==> flow/design.v <==
`timescale 1ns/10ps
module SVD (
    clk,
    rst,
    we,
    oe,
    data_i,
    element_sel,
    ready,
    data_o_UV,
    data_o_S
);
input                clk;
input                rst;
input                we;
input                oe;
input         [1:0]  element_sel;
input         [4:0]  data_i;
output reg           ready;
output        [7:0]  data_o_UV;
output        [6:0]  data_o_S;
parameter STAND_BY   = 3'd0;
parameter DATA_IN    = 3'd1;
parameter CACULATION = 3'd2;
parameter READY      = 3'd3;
parameter DATA_OUT   = 3'd4;
parameter INPUT_0    = 2'd0;
parameter INPUT_1    = 2'd1;
parameter INPUT_2    = 2'd2;
parameter INPUT_3    = 2'd3;
parameter OUTPUT_0   = 2'd0;
parameter OUTPUT_1   = 2'd1;
parameter OUTPUT_2   = 2'd2;
parameter OUTPUT_3   = 2'd3;
wire                 next_start;
wire                 next_output_bit_sel;
wire                 finish;
wire                 ready_next;
reg           [2:0]  state;
reg           [2:0]  next_state;
reg                  start;
reg                  output_bit_sel;
reg           [2:0]  element_cnt;
reg           [2:0]  next_element_cnt;
reg    signed [9:0]  a0_i;
reg    signed [9:0]  a1_i;
reg    signed [9:0]  a2_i;
reg    signed [9:0]  a3_i;
reg    signed [9:0]  next_a0_i;
reg    signed [9:0]  next_a1_i;
reg    signed [9:0]  next_a2_i;
reg    signed [9:0]  next_a3_i;
reg           [7:0]  data_o_UV_r;
reg           [6:0]  data_o_S_r;
wire   signed [13:0] S0, S1, S2, S3;         
wire   signed [7:0]  U0, U1, U2, U3;
wire   signed [7:0]  V0, V1, V2, V3;
reg    signed [10:0] U[0:1][0:1],            
                     U_next[0:1][0:1],
                     V[0:1][0:1],
                     V_next[0:1][0:1];
reg    signed [17:0] S[0:1][0:1],            
                     S_next[0:1][0:1];
reg                  uv_count;
wire                 uv_count_next;
reg           [3:0]  i_count;
wire          [3:0]  i_count_next;
reg                  ref_count;
wire                 ref_count_next;
reg           [1:0]  state_c, 
                     state_c_next;
reg    signed [26:0] temp_S[0:1][0:1];
reg    signed [19:0] temp_U[0:1][0:1],
                     temp_V[0:1][0:1];
parameter UV_COUNT  = 1'd1;
parameter I_COUNT   = 4'd9;
parameter REF_COUNT = 1'd1;
parameter WAIT      = 2'd0;
parameter ROTATE    = 2'd1;
parameter MULTIPLY  = 2'd2;
parameter REFLECT   = 2'd3;
wire signed [17:0] KS  = 18'b0_0000_0000_010_111_100;
wire signed [10:0] KUV = 11'b0_0_100_110_101;
integer i, j;
assign next_start  = (element_cnt == 3'd3 && next_element_cnt == 3'd4)? 1'd1 : 1'd0;
assign next_output_bit_sel = (state == DATA_OUT || state == DATA_IN)? ~output_bit_sel : 1'd0; 
assign finish = (state == DATA_OUT && element_sel == OUTPUT_3 && output_bit_sel == 1'd1)? 1'd1 : 1'd0;
assign data_o_UV   = data_o_UV_r;
assign data_o_S   = data_o_S_r;
always@(*) begin
    case(state)
        STAND_BY:begin
            if(we == 1'd1) next_state = DATA_IN;
            else next_state = STAND_BY;
        end
        DATA_IN:begin
            if(start == 1'd1) next_state = CACULATION;
            else next_state = DATA_IN;
        end
        CACULATION:begin
            if(ready == 1'd1) next_state = READY;
            else next_state = CACULATION;
        end
        READY:begin
            if(oe == 1'd1) next_state = DATA_OUT;
            else next_state = READY;
        end
        DATA_OUT:begin
            if(finish == 1'd1) next_state = STAND_BY;
            else next_state = DATA_OUT;
        end
        default:next_state = state;
    endcase
end
always@(*) begin
    next_a0_i        = a0_i;
    next_a1_i        = a1_i;
    next_a2_i        = a2_i;
    next_a3_i        = a3_i;
    next_element_cnt = 3'd0;
    data_o_UV_r      = 8'd0;
    data_o_S_r       = 7'd0;
    case(state)
        DATA_IN:begin
            case(element_sel)
                INPUT_0: begin
                    if(output_bit_sel == 1'd0) begin
                        next_a0_i[4:0] = data_i;
                        next_element_cnt = element_cnt;
                    end
                    else begin
                        next_a0_i[9:5] = data_i;
                        next_element_cnt = element_cnt + 3'd1;
                    end
                end
                INPUT_1:begin
                    if(output_bit_sel == 1'd0) begin
                        next_a1_i[4:0] = data_i;
                        next_element_cnt = element_cnt;
                    end
                    else begin
                        next_a1_i[9:5] = data_i;
                        next_element_cnt = element_cnt + 3'd1;
                    end
                end
                INPUT_2:begin
                    if(output_bit_sel == 1'd0) begin
                        next_a2_i[4:0] = data_i;
                        next_element_cnt = element_cnt;
                    end
                    else begin
                        next_a2_i[9:5] = data_i;
                        next_element_cnt = element_cnt + 3'd1;
                    end
                end
                INPUT_3:begin 
                    if(output_bit_sel == 1'd0) begin
                        next_a3_i[4:0] = data_i;
                        next_element_cnt = element_cnt;
                    end
                    else begin
                        next_a3_i[9:5] = data_i;
                        next_element_cnt = element_cnt + 3'd1;
                    end
                end
            endcase
        end
        DATA_OUT:begin
            case(element_sel)
                OUTPUT_0: begin
                    if(output_bit_sel == 1'd0) begin
                        data_o_UV_r = U0[7:0];
                        data_o_S_r  = S0[6:0];
                    end
                    else begin
                        data_o_UV_r = V0[7:0];
                        data_o_S_r  = S0[13:7];
                    end
                end
                OUTPUT_1: begin
                    if(output_bit_sel == 1'd0) begin
                        data_o_UV_r = U1[7:0];
                        data_o_S_r  = S1[6:0];
                    end
                    else begin
                        data_o_UV_r = V1[7:0];
                        data_o_S_r  = S1[13:7];
                    end
                end
                OUTPUT_2: begin
                    if(output_bit_sel == 1'd0) begin
                        data_o_UV_r = U2[7:0];
                        data_o_S_r  = S2[6:0];
                    end
                    else begin
                        data_o_UV_r = V2[7:0];
                        data_o_S_r  = S2[13:7];
                    end
                end
                OUTPUT_3: begin
                    if(output_bit_sel == 1'd0) begin
                        data_o_UV_r = U3[7:0];
                        data_o_S_r  = S3[6:0];
                    end
                    else begin
                        data_o_UV_r = V3[7:0];
                        data_o_S_r  = S3[13:7];
                    end
                end
            endcase
        end
        default:begin
            next_a0_i        = a0_i;
            next_a1_i        = a1_i;
            next_a2_i        = a2_i;
            next_a3_i        = a3_i;
            next_element_cnt = 3'd0;
            data_o_UV_r      = 8'd0;
            data_o_S_r       = 7'd0;
        end
    endcase
end
assign uv_count_next  = (state_c == WAIT)? 1'd0: uv_count + 1'b1;
assign i_count_next   = (start == 1'd1 || (uv_count == UV_COUNT && i_count == I_COUNT))? 
                            4'd0: (uv_count == UV_COUNT)? i_count + 4'd1: i_count;
assign ref_count_next = (state_c == MULTIPLY && state_c_next == REFLECT)? 1'd0: ~ref_count;
assign ready_next = (start == 1'd1)? 1'd0: (state_c == REFLECT && ref_count == REF_COUNT)? 1'd1: ready;
assign S0 = S[0][0] >>> 4;
assign S1 = S[0][1] >>> 4;
assign S2 = S[1][0] >>> 4;
assign S3 = S[1][1] >>> 4;
assign U0 = U[0][0] >>> 3;
assign U1 = U[0][1] >>> 3;
assign U2 = U[1][0] >>> 3;
assign U3 = U[1][1] >>> 3;
assign V0 = V[0][0] >>> 3;
assign V1 = V[0][1] >>> 3;
assign V2 = V[1][0] >>> 3;
assign V3 = V[1][1] >>> 3;
always@(*) begin
    state_c_next = state_c;
    case(state_c)
        WAIT:     if(start == 1'd1) state_c_next = ROTATE;
        ROTATE:   if(uv_count == UV_COUNT && i_count == I_COUNT) state_c_next = MULTIPLY;
        MULTIPLY: state_c_next = REFLECT;
        REFLECT:  if(ref_count == REF_COUNT) state_c_next = WAIT;
    endcase
end
always@(*) begin
    temp_S[0][0] = 27'd0;
    temp_S[0][1] = 27'd0;
    temp_S[1][0] = 27'd0;
    temp_S[1][1] = 27'd0;
    temp_U[0][0] = 20'd0;
    temp_U[0][1] = 20'd0;
    temp_U[1][0] = 20'd0;
    temp_U[1][1] = 20'd0;
    temp_V[0][0] = 20'd0;
    temp_V[0][1] = 20'd0;
    temp_V[1][0] = 20'd0;
    temp_V[1][1] = 20'd0;
    S_next[0][0] = S[0][0];
    S_next[0][1] = S[0][1];
    S_next[1][0] = S[1][0];
    S_next[1][1] = S[1][1];
    U_next[0][0] = U[0][0];
    U_next[0][1] = U[0][1];
    U_next[1][0] = U[1][0];
    U_next[1][1] = U[1][1];
    V_next[0][0] = V[0][0];
    V_next[0][1] = V[0][1];
    V_next[1][0] = V[1][0];
    V_next[1][1] = V[1][1];
    case(state_c)
        WAIT: begin
            if(start == 1'd1) begin
                S_next[0][0] = $signed({ {2{a0_i[9]}}, a0_i[8:0], 7'b0 });
                S_next[0][1] = $signed({ {2{a1_i[9]}}, a1_i[8:0], 7'b0 });
                S_next[1][0] = $signed({ {2{a2_i[9]}}, a2_i[8:0], 7'b0 });
                S_next[1][1] = $signed({ {2{a3_i[9]}}, a3_i[8:0], 7'b0 });
                U_next[0][0] = 11'd512;
                U_next[0][1] = 11'd0;
                U_next[1][0] = 11'd0;
                U_next[1][1] = 11'd512;
                V_next[0][0] = 11'd512;
                V_next[0][1] = 11'd0;
                V_next[1][0] = 11'd0;
                V_next[1][1] = 11'd512;
            end
        end
        ROTATE: begin
            if(uv_count == 1'd0 && S[1][0] != $signed(18'd0)) begin  
                if(S[0][0][17] ^ S[1][0][17]) begin
                    S_next[0][0] = S[0][0] - (S[1][0] >>> i_count);
                    S_next[1][0] = S[1][0] + (S[0][0] >>> i_count);
                    S_next[0][1] = S[0][1] - (S[1][1] >>> i_count);
                    S_next[1][1] = S[1][1] + (S[0][1] >>> i_count);
                    U_next[0][0] = U[0][0] - (U[0][1] >>> i_count);
                    U_next[0][1] = U[0][1] + (U[0][0] >>> i_count);
                    U_next[1][0] = U[1][0] - (U[1][1] >>> i_count);
                    U_next[1][1] = U[1][1] + (U[1][0] >>> i_count);
                end
                else begin
                    S_next[0][0] = S[0][0] + (S[1][0] >>> i_count);
                    S_next[1][0] = S[1][0] - (S[0][0] >>> i_count);
                    S_next[0][1] = S[0][1] + (S[1][1] >>> i_count);
                    S_next[1][1] = S[1][1] - (S[0][1] >>> i_count);
                    U_next[0][0] = U[0][0] + (U[0][1] >>> i_count);
                    U_next[0][1] = U[0][1] - (U[0][0] >>> i_count);
                    U_next[1][0] = U[1][0] + (U[1][1] >>> i_count);
                    U_next[1][1] = U[1][1] - (U[1][0] >>> i_count);
                end
            end
            else if(uv_count == 1'd1 && S[0][1] != $signed(18'd0))begin
                if(S[0][0][17] ^ S[0][1][17]) begin  
                    S_next[0][0] = S[0][0] - (S[0][1] >>> i_count);
                    S_next[0][1] = S[0][1] + (S[0][0] >>> i_count);
                    S_next[1][0] = S[1][0] - (S[1][1] >>> i_count);
                    S_next[1][1] = S[1][1] + (S[1][0] >>> i_count);
                    V_next[0][0] = V[0][0] - (V[0][1] >>> i_count);
                    V_next[0][1] = V[0][1] + (V[0][0] >>> i_count);
                    V_next[1][0] = V[1][0] - (V[1][1] >>> i_count);
                    V_next[1][1] = V[1][1] + (V[1][0] >>> i_count);
                end
                else begin
                    S_next[0][0] = S[0][0] + (S[0][1] >>> i_count);
                    S_next[0][1] = S[0][1] - (S[0][0] >>> i_count);
                    S_next[1][0] = S[1][0] + (S[1][1] >>> i_count);
                    S_next[1][1] = S[1][1] - (S[1][0] >>> i_count);
                    V_next[0][0] = V[0][0] + (V[0][1] >>> i_count);
                    V_next[0][1] = V[0][1] - (V[0][0] >>> i_count);
                    V_next[1][0] = V[1][0] + (V[1][1] >>> i_count);
                    V_next[1][1] = V[1][1] - (V[1][0] >>> i_count);
                end
            end
        end
        MULTIPLY: begin
            temp_S[0][0] = KS * S[0][0];
            temp_S[0][1] = KS * S[0][1];
            temp_S[1][0] = KS * S[1][0];
            temp_S[1][1] = KS * S[1][1];
            temp_U[0][0] = KUV * U[0][0];
            temp_U[0][1] = KUV * U[0][1];
            temp_U[1][0] = KUV * U[1][0];
            temp_U[1][1] = KUV * U[1][1];
            temp_V[0][0] = KUV * V[0][0];
            temp_V[0][1] = KUV * V[0][1];
            temp_V[1][0] = KUV * V[1][0];
            temp_V[1][1] = KUV * V[1][1];
            S_next[0][0] = temp_S[0][0] >>> 9; 
            S_next[0][1] = temp_S[0][1] >>> 9; 
            S_next[1][0] = temp_S[1][0] >>> 9; 
            S_next[1][1] = temp_S[1][1] >>> 9; 
            U_next[0][0] = temp_U[0][0] >>> 9; 
            U_next[0][1] = temp_U[0][1] >>> 9; 
            U_next[1][0] = temp_U[1][0] >>> 9; 
            U_next[1][1] = temp_U[1][1] >>> 9; 
            V_next[0][0] = temp_V[0][0] >>> 9; 
            V_next[0][1] = temp_V[0][1] >>> 9; 
            V_next[1][0] = temp_V[1][0] >>> 9; 
            V_next[1][1] = temp_V[1][1] >>> 9; 
        end
        REFLECT: begin
            if(S[ref_count][ref_count][17] == 1'd1) begin
                S_next[0][ref_count] = $signed(~S[0][ref_count] + 18'd1);
                S_next[1][ref_count] = $signed(~S[1][ref_count] + 18'd1);
                V_next[0][ref_count] = $signed(~V[0][ref_count] + 11'd1);
                V_next[1][ref_count] = $signed(~V[1][ref_count] + 11'd1);
            end
        end
    endcase
end
always@(posedge clk or negedge rst) begin
	if(!rst) begin
        state           <= STAND_BY;
        start           <= 1'd0;
        element_cnt     <= 3'd0;
        output_bit_sel  <= 1'd0;
        a0_i            <= 10'd0;
        a1_i            <= 10'd0;
        a2_i            <= 10'd0;
        a3_i            <= 10'd0;
        for(i = 0; i != 2; i = i + 1) begin
            for(j = 0; j != 2; j = j + 1) begin
                S[i][j] <= 18'd0;
                U[i][j] <= 11'd0;
                V[i][j] <= 11'd0;
            end
        end
        ready           <= 1'd1;
        uv_count        <= 1'd0;
        i_count         <= 4'd0;
        ref_count       <= 1'd0;
        state_c         <= WAIT;
	end
	else begin
        state           <= next_state;
        start           <= next_start;
        element_cnt     <= next_element_cnt;
        output_bit_sel  <= next_output_bit_sel;
        a0_i            <= next_a0_i;
        a1_i            <= next_a1_i;
        a2_i            <= next_a2_i;
        a3_i            <= next_a3_i;
        for(i = 0; i != 2; i = i + 1) begin
            for(j = 0; j != 2; j = j + 1) begin
                S[i][j] <= S_next[i][j];
                U[i][j] <= U_next[i][j];
                V[i][j] <= V_next[i][j];
            end
        end
        ready           <= ready_next;
        uv_count        <= uv_count_next;
        i_count         <= i_count_next;
        ref_count       <= ref_count_next;
        state_c         <= state_c_next;
	end
end
endmodule
# From RTL to reports: SVD
# Module SVD before and after one edit of its RTL, step after step.
# Lines under "before" count in the file above, lines under "after" in the edited file.
# "change": "after" minus "before" as printed here. "rel_change_pct": 100 x difference / "before".
# Library cell names are shortened.
# Not given: --
# design
design,SVD
clock,clk
library,sky130hd
lib_corner,tt_025C_1v80

# Diff
# Unified diff, file above to edited file.
# This change comes from a script, not from a designer. The edited design behaves differently; no optimisation was intended.
# begin of diff
@@ -56,5 +56,5 @@
 wire   signed [7:0]  U0, U1, U2, U3;
 wire   signed [7:0]  V0, V1, V2, V3;
-reg    signed [10:0] U[0:1][0:1],            
+reg    signed [9:0] U[0:1][0:1],            
                      U_next[0:1][0:1],
                      V[0:1][0:1],
# end of diff

# Word-level counts
# Yosys after proc, flatten, opt, wreduce and memory -nomap, before mapping. Print and check cells are not counted. Equal cells are merged and count once.
# op_classes
element,before,after,change,rel_change_pct
n_addsub,41,41,0,0.00
logic,14,14,0,0.00
mux,128,128,0,0.00
multipliers,12,12,0,0.00
shift,12,12,0,0.00
reduce_and_logical,48,48,0,0.00
eq_ne,38,38,0,0.00
# op_table
operator,before,after,change,rel_change_pct
2-to-1 mux 11 bit,34,0,-34,-100.00
2-to-1 mux 10 bit,4,38,34,850.00
adder 11 bit,8,0,-8,-100.00
multiplier 10 x 11 -> 20 bit (first input constant),8,0,-8,-100.00
>>> shifter 11 x 4 -> 11 bit,8,0,-8,-100.00
subtractor 11 bit,8,0,-8,-100.00
adder 10 bit,0,8,8,--
multiplier 10 x 10 -> 19 bit (first input constant),0,8,8,--
>>> shifter 10 x 4 -> 10 bit,0,8,8,--
subtractor 10 bit,0,8,8,--
parallel mux 11 bit (select 4 bit),5,0,-5,-100.00
parallel mux 10 bit (select 4 bit),0,5,5,--
parallel mux 11 bit (select 3 bit),4,0,-4,-100.00
parallel mux 10 bit (select 3 bit),0,4,4,--
parallel mux 11 bit (select 2 bit),3,0,-3,-100.00
parallel mux 10 bit (select 2 bit),0,3,3,--
adder 11 x 1 -> 11 bit (second input constant),2,0,-2,-100.00
inverter 11 bit,2,0,-2,-100.00
adder 10 x 1 -> 10 bit (second input constant),0,2,2,--
inverter 10 bit,0,2,2,--
# Unchanged operator kinds not shown: 48.
# word_totals
element,before,after,change,rel_change_pct
out_inout_bits,16,16,0,0.00
reg_bits,217,209,-8,-3.69
word_cells,322,322,0,0.00

# Longest topological paths
# Longest topological path by Yosys (ltp), each cell counted once; first at word level (registers and memories cut), then after technology mapping (sequential cells cut; the memories' decode and read muxes count).
# depth
element,before,after,change,rel_change_pct
word_depth,12,12,0,0.00
ABC_AREA,0,0,--,--
depth_mapped,32,30,-2,-6.25

# Synthesis result
# Yosys stat after the flow's synthesis: flattened, memories mapped to cells. It holds for the ABC_AREA given above (unset counts as 0); a run with the other value may have another netlist.
# synth_totals
element,before,after,change,rel_change_pct
area_mm2,0.0519573,0.0504872,-0.0014701,-2.83
seq_area_mm2,0.0055341,0.0053339,-0.0002002,-3.62
flip_flops,221,213,-8,-3.62
mapped_cells,5994,5724,-270,-4.50
buf_cells,258,268,10,3.88
# types
cell,before,after,change,rel_change_pct
nand2_1,478,388,-90,-18.83
fa_1,428,356,-72,-16.82
inv_1,703,632,-71,-10.10
mux2i_1,206,148,-58,-28.16
xnor2_1,375,329,-46,-12.27
a21oi_1,364,319,-45,-12.36
ha_1,776,816,40,5.15
o21ai_0,351,318,-33,-9.40
mux4_2,88,113,25,28.41
a221oi_1,54,78,24,44.44
a22oi_1,30,7,-23,-76.67
nor3_1,79,98,19,24.05
o211ai_1,21,40,19,90.48
a21o_1,76,94,18,23.68
clkbuf_1,191,175,-16,-8.38
mux4_1,4,19,15,375.00
buf_2,17,30,13,76.47
and2_1,36,25,-11,-30.56
# Unchanged cell types not shown: 21.
# Not every row of either side is listed.

# Path before layout
# Source: OpenSTA report_checks on the synthesized netlist (no wires, ideal clock, input and output delay 20% of the period each), path of least setup slack; recovery checks are left aside. Register names are those of the netlist, which keeps one name where synthesis merged equal registers.
# synth_path
element,before,after,change,rel_change_pct
kind,register to register,register to register,--,--
startpoint,register i_count[3],register S,--,--
endpoint,register S,register S,--,--
delay_ns,6.348,6.810,0.462,7.28
setup_slack_ns,1.652,1.190,-0.462,--
arrival_time_ns,6.199,6.684,0.485,7.82
setup_ns,0.149,0.126,-0.023,--
tclk_ns,8.0,8.0,0.0,0.00
launch_ns,0.000,0.000,0.000,--
n_path_buf,5,7,2,40.00
path_stages,31,26,-5,-16.13
t_required_ns,7.851,7.874,0.023,0.29
synth_period_reached_ns,6.348,6.81,0.462,7.28
# "delay_ns" is the arrival time less input delay plus setup time.
# "path_stages": output pins that drive a net of the path, with the launching flip-flop's if there is one; two outputs of one cell count as two.
# "synth_period_reached_ns" is the clock period less the worst setup slack; recovery checks do not enter. This is arithmetic on one report: input and output delays are still those of the set period (20% each).
# An end named without its bit number is one bit of that signal or, where synthesis recoded a state register, one of its new flip-flops.
# Between the ends stands the longest chain of elaborated cells between them, by number of cells; it is not shown to be the way that was timed. Of several equally long chains one is given.
# A line is the first line of the expression or statement that the cell stems from. Yosys adds cells for indexed reads and writes and turns some case tables into memories.
# synth_between_before
cell_sequence,dfrtp_1 buf_2 inv_1 buf_2 buf_2 clkbuf_1 buf_2 mux2i_1 mux2_2 ha_1 inv_1 nor2_1 or4_1 a211o_1 a211o_1 nand3b_4 or2_1 nor2_1 xnor2_1 o21ai_1 ha_1 or3_1 nor3_1 nor4b_1 o21ai_0 o221ai_1 a31o_2 nand4_1 o31ai_1 a311oi_1 a41oi_1
elab_chain_cells,6
cone_cells,11
# synth_lines_before
element,line_no,rtl
start: declaration,66,reg           [3:0]  i_count;
start: assignment,392,i_count         <= 4'd0;
start: assignment,414,i_count         <= i_count_next;
>>> shifter 18 x 4 -> 18 bit,327,S_next[0][1] = S[0][1] - (S[0][0] >>> i_count);
subtractor 18 bit,327,
2-to-1 mux 18 bit,315,if(S[0][0][17] ^ S[0][1][17]) begin
2-to-1 mux 18 bit,314,else if(uv_count == 1'd1 && S[0][1] != $signed(18'd0))begin
2-to-1 mux 18 bit,292,if(uv_count == 1'd0 && S[1][0] != $signed(18'd0)) begin
parallel mux 18 bit (select 4 bit),274,case(state_c)
end: assignment,385,S[i][j] <= 18'd0;
end: assignment,407,S[i][j] <= S_next[i][j];
end: declaration,62,"reg    signed [17:0] S[0:1][0:1],"
# synth_between_after
cell_sequence,dfrtp_1 clkbuf_1 inv_1 ha_1 and4_1 a41oi_1 buf_2 buf_2 clkbuf_1 clkbuf_1 buf_1 clkbuf_1 nand2_1 o21ai_0 ha_1 a21oi_1 o21ai_0 a21o_1 a21oi_1 o21ai_0 o41ai_1 o211ai_1 o41a_1 xor2_1 mux2_1 a221o_1
elab_chain_cells,9
cone_cells,23
# synth_lines_after
element,line_no,rtl
start: declaration,62,"reg    signed [17:0] S[0:1][0:1],"
start: assignment,385,S[i][j] <= 18'd0;
start: assignment,407,S[i][j] <= S_next[i][j];
parallel mux 18 bit (select 4 bit),364,if(S[ref_count][ref_count][17] == 1'd1) begin
2-to-1 mux 18 bit,274,case(state_c)
2-to-1 mux 18 bit,364,
2-to-1 mux 18 bit,274,
inverter 18 bit,366,S_next[1][ref_count] = $signed(~S[1][ref_count] + 18'd1);
adder 18 x 1 -> 18 bit,366,
2-to-1 mux 18 bit,366,
2-to-1 mux 18 bit,364,
parallel mux 18 bit (select 4 bit),274,
end: assignment,385,
end: assignment,407,
end: declaration,62,

# Worst path after layout
# Path of least setup slack in the final report of the runs of pair 1 (OpenROAD, finished layout, wires in). Where an end is a register, its clock arrival counts in the times.
# layout_path
element,before,after,change,rel_change_pct
kind,register to register,register to register,--,--
startpoint,register i_count[1],register i_count[0],--,--
endpoint,register S,register S,--,--
launch_ns,0.62,0.62,0.00,0.00
setup_slack_ns,0.73,0.95,0.22,--
n_path_buf,0,1,1,--
setup_ns,0.15,0.14,-0.01,--
path_stages,27,24,-3,-11.11
arrival_time_ns,7.77,7.52,-0.25,-3.22
tclk_ns,8.0,8.0,0.0,0.00
t_required_ns,8.49,8.47,-0.02,-0.24
# An end named without its bit number is one bit of that signal or, where synthesis recoded a state register, one of its new flip-flops.
# Between the ends stands the longest chain of elaborated cells between them, by number of cells; it is not shown to be the way that was timed. Of several equally long chains one is given.
# layout_between_before
cell_sequence,dfrtp_4 mux4_2 mux2i_1 mux2i_1 inv_1 ha_1 inv_1 or2_1 a2111oi_2 a21oi_1 xnor2_1 nand3b_4 or2_1 nor2_1 xnor2_1 o21ai_1 ha_1 or3_1 nor3_1 nor4b_1 o21ai_0 o221ai_1 a31o_2 nand4_1 o31ai_1 a311oi_1 a41oi_1
elab_chain_cells,6
cone_cells,11
# layout_lines_before
element,line_no,rtl
start: declaration,66,reg           [3:0]  i_count;
start: assignment,392,i_count         <= 4'd0;
start: assignment,414,i_count         <= i_count_next;
>>> shifter 18 x 4 -> 18 bit,327,S_next[0][1] = S[0][1] - (S[0][0] >>> i_count);
subtractor 18 bit,327,
2-to-1 mux 18 bit,315,if(S[0][0][17] ^ S[0][1][17]) begin
2-to-1 mux 18 bit,314,else if(uv_count == 1'd1 && S[0][1] != $signed(18'd0))begin
2-to-1 mux 18 bit,292,if(uv_count == 1'd0 && S[1][0] != $signed(18'd0)) begin
parallel mux 18 bit (select 4 bit),274,case(state_c)
end: assignment,385,S[i][j] <= 18'd0;
end: assignment,407,S[i][j] <= S_next[i][j];
end: declaration,62,"reg    signed [17:0] S[0:1][0:1],"
# layout_between_after
cell_sequence,dfrtp_4 buf_4 mux4_1 o22ai_1 o31ai_1 inv_2 ha_1 inv_1 a2111oi_2 a21oi_1 xnor2_1 nand4_1 nor2_1 xnor2_1 a21oi_1 ha_1 and3_1 a21oi_1 o211ai_1 a31o_2 or3_1 a31oi_1 a2bb2oi_1 o21ai_0
elab_chain_cells,6
cone_cells,11
# layout_lines_after
element,line_no,rtl
start: declaration,66,reg           [3:0]  i_count;
start: assignment,392,i_count         <= 4'd0;
start: assignment,414,i_count         <= i_count_next;
>>> shifter 18 x 4 -> 18 bit,327,S_next[0][1] = S[0][1] - (S[0][0] >>> i_count);
subtractor 18 bit,327,
2-to-1 mux 18 bit,315,if(S[0][0][17] ^ S[0][1][17]) begin
2-to-1 mux 18 bit,314,else if(uv_count == 1'd1 && S[0][1] != $signed(18'd0))begin
2-to-1 mux 18 bit,292,if(uv_count == 1'd0 && S[1][0] != $signed(18'd0)) begin
parallel mux 18 bit (select 4 bit),274,case(state_c)
end: assignment,385,S[i][j] <= 18'd0;
end: assignment,407,S[i][j] <= S_next[i][j];
end: declaration,62,"reg    signed [17:0] S[0:1][0:1],"

# Measured runs
# Both versions went through the flow (Yosys, OpenROAD) with the same settings in each pair. Constraints: input delay and output delay 20% of the set period each, output load 0.01 pF.
# flow_settings_pair_1
period_ns,8.0
CAP_MARGIN,20
CORE_MARGIN,2
CORE_UTILIZATION,40
SLEW_MARGIN,20
# results_pair_1
element,before,after,change,rel_change_pct
ws_setup_ns,0.726,0.948,0.222,--
yosys_chip_area_mm2,0.0519573,0.0504872,-0.0014701,-2.83
final_hold_ws_ns,0.489,0.486,-0.003,--
timing.setup.tns_ns,0.000,0.000,0.000,--
finish.stdcell_area_mm2,0.0554207,0.053654,-0.0017667,-3.19
period_less_ws_ns,7.274,7.052,-0.222,-3.05
design_die_area_mm2,0.132791,0.129075,-0.003716,-2.80
fin_util_pct,42.9,42.8,-0.1,--
# flow_settings_pair_2
CORE_ASPECT_RATIO,0.97
CORE_UTILIZATION,33
CTS_CLUSTER_DIAMETER,248
GPL_ROUTABILITY_DRIVEN,1
SETUP_SLACK_MARGIN,1.71
period_ns,11.6
CAP_MARGIN,20
CORE_MARGIN,2
SLEW_MARGIN,20
# results_pair_2
element,before,after,change,rel_change_pct
ws_setup_ns,3.595,3.770,0.175,--
yosys_chip_area_mm2,0.0519573,0.0504872,-0.0014701,-2.83
final_hold_ws_ns,0.487,0.497,0.010,--
timing.setup.tns_ns,0.000,0.000,0.000,--
finish.stdcell_area_mm2,0.0556334,0.0538642,-0.0017692,-3.18
period_less_ws_ns,8.005,7.830,-0.175,-2.19
design_die_area_mm2,0.160636,0.156138,-0.004498,-2.80
fin_util_pct,35.5,35.4,-0.1,--
# "period_less_ws_ns": clock period set for the run, less the worst setup slack. It is reckoned from that one timing run; input and output delays stay at 20% of the period that was set.
